==> flow/design.v <==
`timescale 1ns / 1ps
module decoder(
    input [1:0] in,
    output reg [3:0] out
    );
    always @(*) begin
        case(in)
            2'b00: out = 4'b1000;
            2'b01: out = 4'b0100;
            2'b10: out = 4'b0010;
            2'b11: out = 4'b0001;
        endcase
    end
endmodule
`timescale 1ns / 1ps
module ARITHMATIC_UNIT #(parameter width = 16)(
    input [width - 1:0] A,
    input [width - 1:0] B,
    input [1:0] ALU_FUN,
    input clk,rst,
    input Arith_Enable,
    output reg [width - 1:0] Arith_OUT,
    output reg Carry_OUT,
    output reg Arith_Flag
    );
    always@(posedge clk or negedge rst) begin
        if (!rst) begin
            Arith_OUT <= 0;
            Arith_Flag <= 0;
            Carry_OUT <= 0;        
        end
        else if (Arith_Enable) begin
            Arith_OUT <= 0;
            Carry_OUT <= 0;
            Arith_Flag <= 1;
            case (ALU_FUN)
                2'b00:
                begin
                    {Carry_OUT,Arith_OUT} <= A+B;
                end
                2'b01:
                begin
                    {Carry_OUT,Arith_OUT} <= A-B;
                end
                2'b10:
                begin
                    {Carry_OUT,Arith_OUT} <= A*B;
                end                
                2'b11:
                begin
                    {Carry_OUT,Arith_OUT} <= (B == 0) ? {1'b0, {width{1'b1}}} : A/B;
                end                
            endcase
        end
        else begin
            Arith_OUT <= 0;
            Arith_Flag <= 0;
            Carry_OUT <= 0;            
        end
    end
endmodule
`timescale 1ns / 1ps
module Logic_Unit #(parameter width = 16)(
    input [width - 1:0] A,
    input [width - 1:0] B,
    input [1:0] ALU_FUN,
    input clk,rst,
    input Logic_Enable,
    output reg [width - 1:0] Logic_OUT,
    output reg Logic_Flag
    );
 always@(posedge clk or negedge rst) begin
        if (!rst) begin
            Logic_OUT <= 0;
            Logic_Flag <= 0;
        end
        else if (Logic_Enable) begin
            Logic_OUT <= 0;
            Logic_Flag <= 1;
            case (ALU_FUN)
                2'b00:
                begin
                    Logic_OUT <= A&B;
                end
                2'b01:
                begin
                    Logic_OUT <= A|B;
                end
                2'b10:
                begin
                    Logic_OUT <= ~(A&B);
                end                
                2'b11:
                begin
                    Logic_OUT <= ~(A|B);
                end                
            endcase
        end
        else begin
            Logic_OUT <= 0;
            Logic_Flag <= 0;
        end
    end
endmodule
`timescale 1ns / 1ps
module CMP_Unit #(parameter width = 16)(
    input [width - 1:0] A,
    input [width - 1:0] B,
    input [1:0] ALU_FUN,
    input clk,rst,
    input CMP_Enable,
    output reg [width - 1:0] CMP_OUT,
    output reg CMP_Flag
    );
always@(posedge clk or negedge rst) begin
        if (!rst) begin
            CMP_OUT <= 0;
            CMP_Flag <= 0;
        end
        else if (CMP_Enable) begin
            CMP_OUT <= 0;
            CMP_Flag <= 1;
            case (ALU_FUN)
                2'b00:
                begin
                    CMP_OUT <= 0;
                end
                2'b01:
                begin
                    CMP_OUT <= (A==B);
                end
                2'b10:
                begin
                    CMP_OUT <= (A>B)? 2:0;
                end                
                2'b11:
                begin
                    CMP_OUT <= (A<B)? 3:0;
                end                
            endcase
        end
        else begin
            CMP_OUT <= 0;
            CMP_Flag <= 0;
        end
    end
endmodule
`timescale 1ns / 1ps
module Shift_Unit #(parameter width = 16)(
    input [width - 1:0] A,
    input [width - 1:0] B,
    input [1:0] ALU_FUN,
    input clk,rst,
    input Shift_Enable,
    output reg [width - 1:0] Shift_OUT,
    output reg Shift_Flag
    );
always@(posedge clk or negedge rst) begin
        if (!rst) begin
            Shift_OUT <= 0;
            Shift_Flag <= 0;
        end
        else if (Shift_Enable) begin
            Shift_OUT <= 0;
            Shift_Flag <= 1;
            case (ALU_FUN)
                2'b00:
                begin
                    Shift_OUT <= A>>1;
                end
                2'b01:
                begin
                    Shift_OUT <= A<<1;
                end
                2'b10:
                begin
                    Shift_OUT <= B>>1;
                end                
                2'b11:
                begin
                    Shift_OUT <= B<<1;
                end                
            endcase
        end
        else begin
            Shift_OUT <= 0;
            Shift_Flag <= 0;
        end
    end
endmodule
`timescale 1ns / 1ps
module ALU_TOP #(parameter width = 16)(
    input [width - 1:0] A,
    input [width - 1:0] B,
    input [3:0] ALU_FUN,
    input clk,rst,
    output  [width - 1:0] Arith_OUT,
    output  Carry_OUT,
    output  Arith_Flag,
    output  [width - 1:0] Logic_OUT,
    output  Logic_Flag,
    output  [width - 1:0] CMP_OUT,
    output  CMP_Flag,
    output  [width - 1:0] Shift_OUT,
    output  Shift_Flag
    );
wire [3:0] enables;
decoder d0 (ALU_FUN[3:2],enables);
ARITHMATIC_UNIT #(width) d1 (A,B,ALU_FUN[1:0],clk,rst,enables[3],Arith_OUT,Carry_OUT,Arith_Flag);
Logic_Unit #(width) d2 (A,B,ALU_FUN[1:0],clk,rst,enables[2],Logic_OUT,Logic_Flag);
CMP_Unit #(width) d3 (A,B,ALU_FUN[1:0],clk,rst,enables[1],CMP_OUT,CMP_Flag);
Shift_Unit #(width) d4 (A,B,ALU_FUN[1:0],clk,rst,enables[0],Shift_OUT,Shift_Flag);
endmodule
# From RTL to reports: ALU_TOP
# The steps from the RTL of ALU_TOP to its reports follow in flow order.
# Lines are those of the file above, counted from 1.
# Operators carry their Yosys type and port widths (W data, S select, Z words).
# Not given: --
dict set report design {
  top_module {ALU_TOP}
  clock {clk}
  library {sky130hd}
  corner {tt_025C_1v80}
}

# Word level
# Source: Yosys, flattened and elaborated, memories not mapped. Widths are those after wreduce; folded enables and synchronous resets count as part of the registers. Registers that Yosys merges into a memory's read port (data or address) are not register bits. Print and check cells do not count. Equal cells are merged and count once.
dict set report op_classes {
  reduce_logical 3
  muxes 18
  eq_ne 7
  n_shift 0
  n_logic 4
  addsub 2
  n_mul 1
  n_cmp 2
  div_mod_pow 1
}
# cell count
set op_table {}
lappend op_table {{$div A16 B16 Y17} 1}
lappend op_table {{$mul A16 B16 Y17} 1}
lappend op_table {{$pmux W16 S4} 4}
lappend op_table {{$mux W16} 4}
lappend op_table {{$not A16 Y16} 2}
lappend op_table {{$add A16 B16 Y17} 1}
lappend op_table {{$sub A16 B16 Y17} 1}
lappend op_table {{$mux W17} 1}
lappend op_table {{$gt A16 B16 Y1} 1}
lappend op_table {{$lt A16 B16 Y1} 1}
lappend op_table {{$eq A16 B16 Y1} 1}
lappend op_table {{$and A16 B16 Y16} 1}
lappend op_table {{$or A16 B16 Y16} 1}
lappend op_table {{$logic_not A16 Y1} 1}
lappend op_table {{$pmux W4 S4} 1}
lappend op_table {{$eq A2 B2 Y1 const B} 4}
lappend op_table {{$mux W1} 5}
lappend op_table {{$eq A2 B1 Y1 const B} 2}
lappend op_table {{$logic_not A2 Y1} 2}
lappend op_table {{$pmux W1 S4} 1}
lappend op_table {{$mux W2} 2}
dict set report bits {
  ram_bits 0
  n_memories 0
  romBits 0
  latch_bits 0
  inputBits 38
  clocked_rd_ports_x_width 0
  ff_bits 69
  out_inout_bits 69
}

# Longest topological paths
# Yosys ltp: most cells in a row. Word level: on the elaborated netlist, between registers, memories and ports. Mapped: between sequential cells and ports; inverters and the memories' decode and read muxes count.
dict set report depth {
  word_depth 4
  abc_area 0
  depth_mapped 137
}

# After synthesis
# The flow's flattened synthesis, as Yosys stat reports it; memories are mapped. The netlist is that of the ABC_AREA named above (0 if unset); the other value can give another one.
# The area totals of this step are shown rounded.
dict set report synth_totals {
  flip_flops 55
  stdcells 2100
  yosys_area_um2 16400
  sequential_area_um2 1380
}
# cell_type count area_total_um2
set types {}
lappend types {sky130_fd_sc_hd__ha_1 251 3.14E+03}
lappend types {sky130_fd_sc_hd__fa_1 96 1.92E+03}
lappend types {sky130_fd_sc_hd__dfrtp_1 55 1376.32}
lappend types {sky130_fd_sc_hd__xnor2_1 99 867.082}
lappend types {sky130_fd_sc_hd__nand2_1 221 829.546}
lappend types {sky130_fd_sc_hd__nor2_1 205 769.488}
lappend types {sky130_fd_sc_hd__inv_1 197 739.459}
lappend types {sky130_fd_sc_hd__a21oi_1 130 650.624}
lappend types {sky130_fd_sc_hd__o21ai_0 71 355.341}
lappend types {sky130_fd_sc_hd__xor2_1 40 350.336}
lappend types {sky130_fd_sc_hd__o21a_1 44 330.317}
lappend types {sky130_fd_sc_hd__mux4_2 14 315.302}
lappend types {sky130_fd_sc_hd__nor3_1 61 305.293}
lappend types {sky130_fd_sc_hd__clkbuf_1 71 266.506}
lappend types {sky130_fd_sc_hd__a21o_1 35 262.752}
lappend types {sky130_fd_sc_hd__nor2b_1 36 225.216}
lappend types {sky130_fd_sc_hd__mux2i_1 22 220.211}
lappend types {sky130_fd_sc_hd__mux2_2 19 213.955}
# Other cell types: 76; their cells: 433.
# By module: a second synthesis without flattening, with its own total; a netlist apart from the flattened one above.
dict set report hier_totals {
  cells_unflattened 2081
  hier_area_um2 16300
}
# Each row is one instance without its submodules.
# module mod_seq_area_um2 n_inst cells mod_area_um2
set modules {}
lappend modules {{ARITHMATIC_UNIT #(width=16)} 450 1 1881 14100}
lappend modules {{Logic_Unit #(width=16)} 425 1 56 807}
lappend modules {{Shift_Unit #(width=16)} 425 1 55 732}
lappend modules {{CMP_Unit #(width=16)} 75.1 1 85 644}
lappend modules {decoder 0.0 1 4 26.3}
lappend modules {ALU_TOP 0.0 1 0 0.0}

# Worst setup path after synthesis
# OpenSTA on the mapped netlist: ideal clock, no wires. The path of least setup slack (recovery checks aside). Input and output delay are each 20% of the period. Register names are those of the netlist, which keeps one name where synthesis merged equal registers.
dict set report synth_path {
  kind {input port to flip-flop}
  startpoint {input port B[1]}
  endpoint {register d1.Arith_OUT[0]}
  driving_pins 129
  setup_time_ns 0.131
  period_ns 33.0
  t_arrival_ns 33.445
  delay_ns 26.976
  slack_ns -0.577
  required_ns 32.869
  period_less_setup_slack_ns 33.577
}
# "delay_ns" is the arrival time less input delay plus setup time.
# "driving_pins" counts driving pins, that of a launching flip-flop among them; a cell with two outputs on the path counts twice.
# "period_less_setup_slack_ns" is the clock period less the worst setup slack; recovery checks do not enter. This is arithmetic on one report: input and output delays are still those of the set period (20% each).
# The rows between start and end are the longest chain of elaborated cells between them; the timing report does not say that the signal goes this way. Where chains are equally long, one stands for them.
# A line is the first line of the expression or statement that the cell stems from. Yosys adds cells for indexed reads and writes and turns some case tables into memories.
# At most two assigning lines are given for a register; there are more.
dict set report synth_between {
  path_cell_list {sky130_fd_sc_hd__clkbuf_1 sky130_fd_sc_hd__clkinv_1 sky130_fd_sc_hd__ha_1 sky130_fd_sc_hd__a21oi_1 sky130_fd_sc_hd__o31ai_1 sky130_fd_sc_hd__ha_1 sky130_fd_sc_hd__o21ai_0 sky130_fd_sc_hd__a211oi_1 sky130_fd_sc_hd__nand2_1 sky130_fd_sc_hd__mux2_2 sky130_fd_sc_hd__ha_1 sky130_fd_sc_hd__a21o_1 sky130_fd_sc_hd__o21a_1 sky130_fd_sc_hd__o2111a_1 sky130_fd_sc_hd__a211o_1 sky130_fd_sc_hd__ha_1 sky130_fd_sc_hd__or3_1 sky130_fd_sc_hd__o221a_2 (+93 left out) sky130_fd_sc_hd__o211ai_1 sky130_fd_sc_hd__a22oi_1 sky130_fd_sc_hd__nand4_1 sky130_fd_sc_hd__nand2_1 sky130_fd_sc_hd__clkbuf_1 sky130_fd_sc_hd__nor2_1 sky130_fd_sc_hd__a21oi_1 sky130_fd_sc_hd__ha_1 sky130_fd_sc_hd__nor2b_1 sky130_fd_sc_hd__o21a_1 sky130_fd_sc_hd__o21a_1 sky130_fd_sc_hd__o21a_1 sky130_fd_sc_hd__o21ai_0 sky130_fd_sc_hd__nand2b_1 sky130_fd_sc_hd__a21oi_1 sky130_fd_sc_hd__o311ai_0 sky130_fd_sc_hd__a211oi_1 sky130_fd_sc_hd__a31oi_1}
  elab_chain_len 4
  cone_cells 5
  lines_between 3
  classes_between {div (1); mux (3); reduce/logical (1)}
}
# element line
set synth_rtl {}
lappend synth_rtl {{from (decl)} 194} ;# input [width - 1:0] B,
lappend synth_rtl {{$div A16 B16 Y17} 51} ;# {Carry_OUT,Arith_OUT} <= (B == 0) ? {1'b0, {width{1'b1}}} : A/B;
lappend synth_rtl {{$mux W17} 51}
lappend synth_rtl {{$pmux W16 S4} 36} ;# case (ALU_FUN)
lappend synth_rtl {{$mux W16} 32} ;# else if (Arith_Enable) begin
lappend synth_rtl {{to (assign)} 28} ;# Arith_OUT <= 0;
lappend synth_rtl {{to (assign)} 33} ;# Arith_OUT <= 0;
lappend synth_rtl {{to (decl)} 22} ;# output reg [width - 1:0] Arith_OUT,

# Path in the finished layout
# Path of least setup slack in the final report of flow run 1 (OpenROAD, finished layout, wires in). Where an end is a register, its clock arrival counts in the times.
dict set report layout_path {
  kind {input port to flip-flop}
  startpoint {input port B[5]}
  endpoint {register d1.Arith_OUT[0]}
  driving_pins 119
  period_ns 28.9
  t_arrival_ns 30.53
  slack_ns -1.42
  required_ns 29.10
  setup_time_ns 0.10
}
# The rows between start and end are the longest chain of elaborated cells between them; the timing report does not say that the signal goes this way. Where chains are equally long, one stands for them.
# At most two assigning lines are given for a register; there are more.
dict set report layout_between {
  path_cell_list {sky130_fd_sc_hd__buf_8 sky130_fd_sc_hd__nor4_4 sky130_fd_sc_hd__buf_4 sky130_fd_sc_hd__nand3_4 sky130_fd_sc_hd__o41ai_4 sky130_fd_sc_hd__o31ai_2 sky130_fd_sc_hd__ha_1 sky130_fd_sc_hd__o21ai_2 sky130_fd_sc_hd__a211oi_2 sky130_fd_sc_hd__nand2_2 sky130_fd_sc_hd__mux2_4 sky130_fd_sc_hd__ha_4 sky130_fd_sc_hd__a21o_1 sky130_fd_sc_hd__o21a_1 sky130_fd_sc_hd__o2111a_1 sky130_fd_sc_hd__a211o_1 sky130_fd_sc_hd__ha_4 sky130_fd_sc_hd__or3_4 (+83 left out) sky130_fd_sc_hd__mux2_4 sky130_fd_sc_hd__ha_4 sky130_fd_sc_hd__a21o_1 sky130_fd_sc_hd__a21o_1 sky130_fd_sc_hd__a21o_1 sky130_fd_sc_hd__nor3_2 sky130_fd_sc_hd__a22oi_1 sky130_fd_sc_hd__nand4_1 sky130_fd_sc_hd__nand2_2 sky130_fd_sc_hd__buf_12 sky130_fd_sc_hd__a22o_1 sky130_fd_sc_hd__a21o_1 sky130_fd_sc_hd__ha_1 sky130_fd_sc_hd__nand4_1 sky130_fd_sc_hd__or4_1 sky130_fd_sc_hd__o21ai_0 sky130_fd_sc_hd__a211oi_1 sky130_fd_sc_hd__a31oi_1}
  elab_chain_len 4
  cone_cells 5
  lines_between 3
  classes_between {div (1); mux (3); reduce/logical (1)}
}
# element line
set layout_rtl {}
lappend layout_rtl {{from (decl)} 194} ;# input [width - 1:0] B,
lappend layout_rtl {{$div A16 B16 Y17} 51} ;# {Carry_OUT,Arith_OUT} <= (B == 0) ? {1'b0, {width{1'b1}}} : A/B;
lappend layout_rtl {{$mux W17} 51}
lappend layout_rtl {{$pmux W16 S4} 36} ;# case (ALU_FUN)
lappend layout_rtl {{$mux W16} 32} ;# else if (Arith_Enable) begin
lappend layout_rtl {{to (assign)} 28} ;# Arith_OUT <= 0;
lappend layout_rtl {{to (assign)} 33} ;# Arith_OUT <= 0;
lappend layout_rtl {{to (decl)} 22} ;# output reg [width - 1:0] Arith_OUT,

; Flow measurements of ALU_TOP on sky130hd: 6 stored runs with different settings, listed in no order. Input and output delays are each 20% of the period that was set; the output load is 0.01 pF.
; "worst_setup_path_time_ns" means the part of the period allowed to the worst setup path (the constraints hold back 20% at inputs and 20% at outputs) less its slack; where the path has registers, the arrival times of their clocks count too.
; The results are shown rounded.

[flow run 1: settings]
CAP_MARGIN = 30
CORE_MARGIN = 4
CORE_UTILIZATION = 38
CTS_CLUSTER_SIZE = 32
GPL_ROUTABILITY_DRIVEN = 1
MAX_ROUTING_LAYER = met4
PLACE_DENSITY_LB_ADDON = 0.08
period_ns = 28.9
SLEW_MARGIN = 20
[flow run 1: results]
post_route_util_pct = 56.3
design.die.area_um2 = 46500
synthesis_area_um2 = 16400
post_route_stdcell_area_um2 = 23800
worst_setup_path_time_ns = 24.54
worstPathKind = input port to flip-flop
setup_ws_ns = -1.42

[flow run 2: settings]
CORE_UTILIZATION = 20
period_ns = 32.5
CAP_MARGIN = 20
CORE_MARGIN = 2
SLEW_MARGIN = 20
[flow run 2: results]
post_route_util_pct = 25.7
design.die.area_um2 = 84200
synthesis_area_um2 = 16400
post_route_stdcell_area_um2 = 20800
worst_setup_path_time_ns = 24.94
worstPathKind = input port to flip-flop
setup_ws_ns = 1.06

[flow run 3: settings]
CELL_PAD_IN_SITES_GLOBAL_PLACEMENT = 1
SETUP_SLACK_MARGIN = 5.0
period_ns = 33.0
CAP_MARGIN = 20
CORE_MARGIN = 2
CORE_UTILIZATION = 40
SLEW_MARGIN = 20
[flow run 3: results]
post_route_util_pct = 52.7
design.die.area_um2 = 42600
synthesis_area_um2 = 16400
post_route_stdcell_area_um2 = 21400
worst_setup_path_time_ns = 24.66
worstPathKind = input port to flip-flop
setup_ws_ns = 1.74

[flow run 4: settings]
CAP_MARGIN = 15
CELL_PAD_IN_SITES_GLOBAL_PLACEMENT = 3
CORE_ASPECT_RATIO = 0.9
CORE_MARGIN = 9
CORE_UTILIZATION = 70
CTS_CLUSTER_DIAMETER = 161
CTS_CLUSTER_SIZE = 83
GPL_ROUTABILITY_DRIVEN = 1
MAX_ROUTING_LAYER = met5
MIN_ROUTING_LAYER = met2
SETUP_SLACK_MARGIN = 5.0
period_ns = 29.9
SLEW_MARGIN = 20
[flow run 4: results]
outcome = did not finish, placement stopped with GPL-0301

[flow run 5: settings]
SETUP_SLACK_MARGIN = 4.62
period_ns = 32.5
CAP_MARGIN = 20
CORE_MARGIN = 2
CORE_UTILIZATION = 40
SLEW_MARGIN = 20
[flow run 5: results]
post_route_util_pct = 52.7
design.die.area_um2 = 42600
synthesis_area_um2 = 16400
post_route_stdcell_area_um2 = 21400
worst_setup_path_time_ns = 24.37
worstPathKind = input port to flip-flop
setup_ws_ns = 1.63

[flow run 6: settings]
CELL_PAD_IN_SITES_GLOBAL_PLACEMENT = 2
CORE_ASPECT_RATIO = 0.83
CORE_MARGIN = 10
CORE_UTILIZATION = 65
CTS_CLUSTER_SIZE = 24
period_ns = 20.8
CAP_MARGIN = 20
SLEW_MARGIN = 20
[flow run 6: results]
outcome = did not finish, placement stopped with GPL-0301
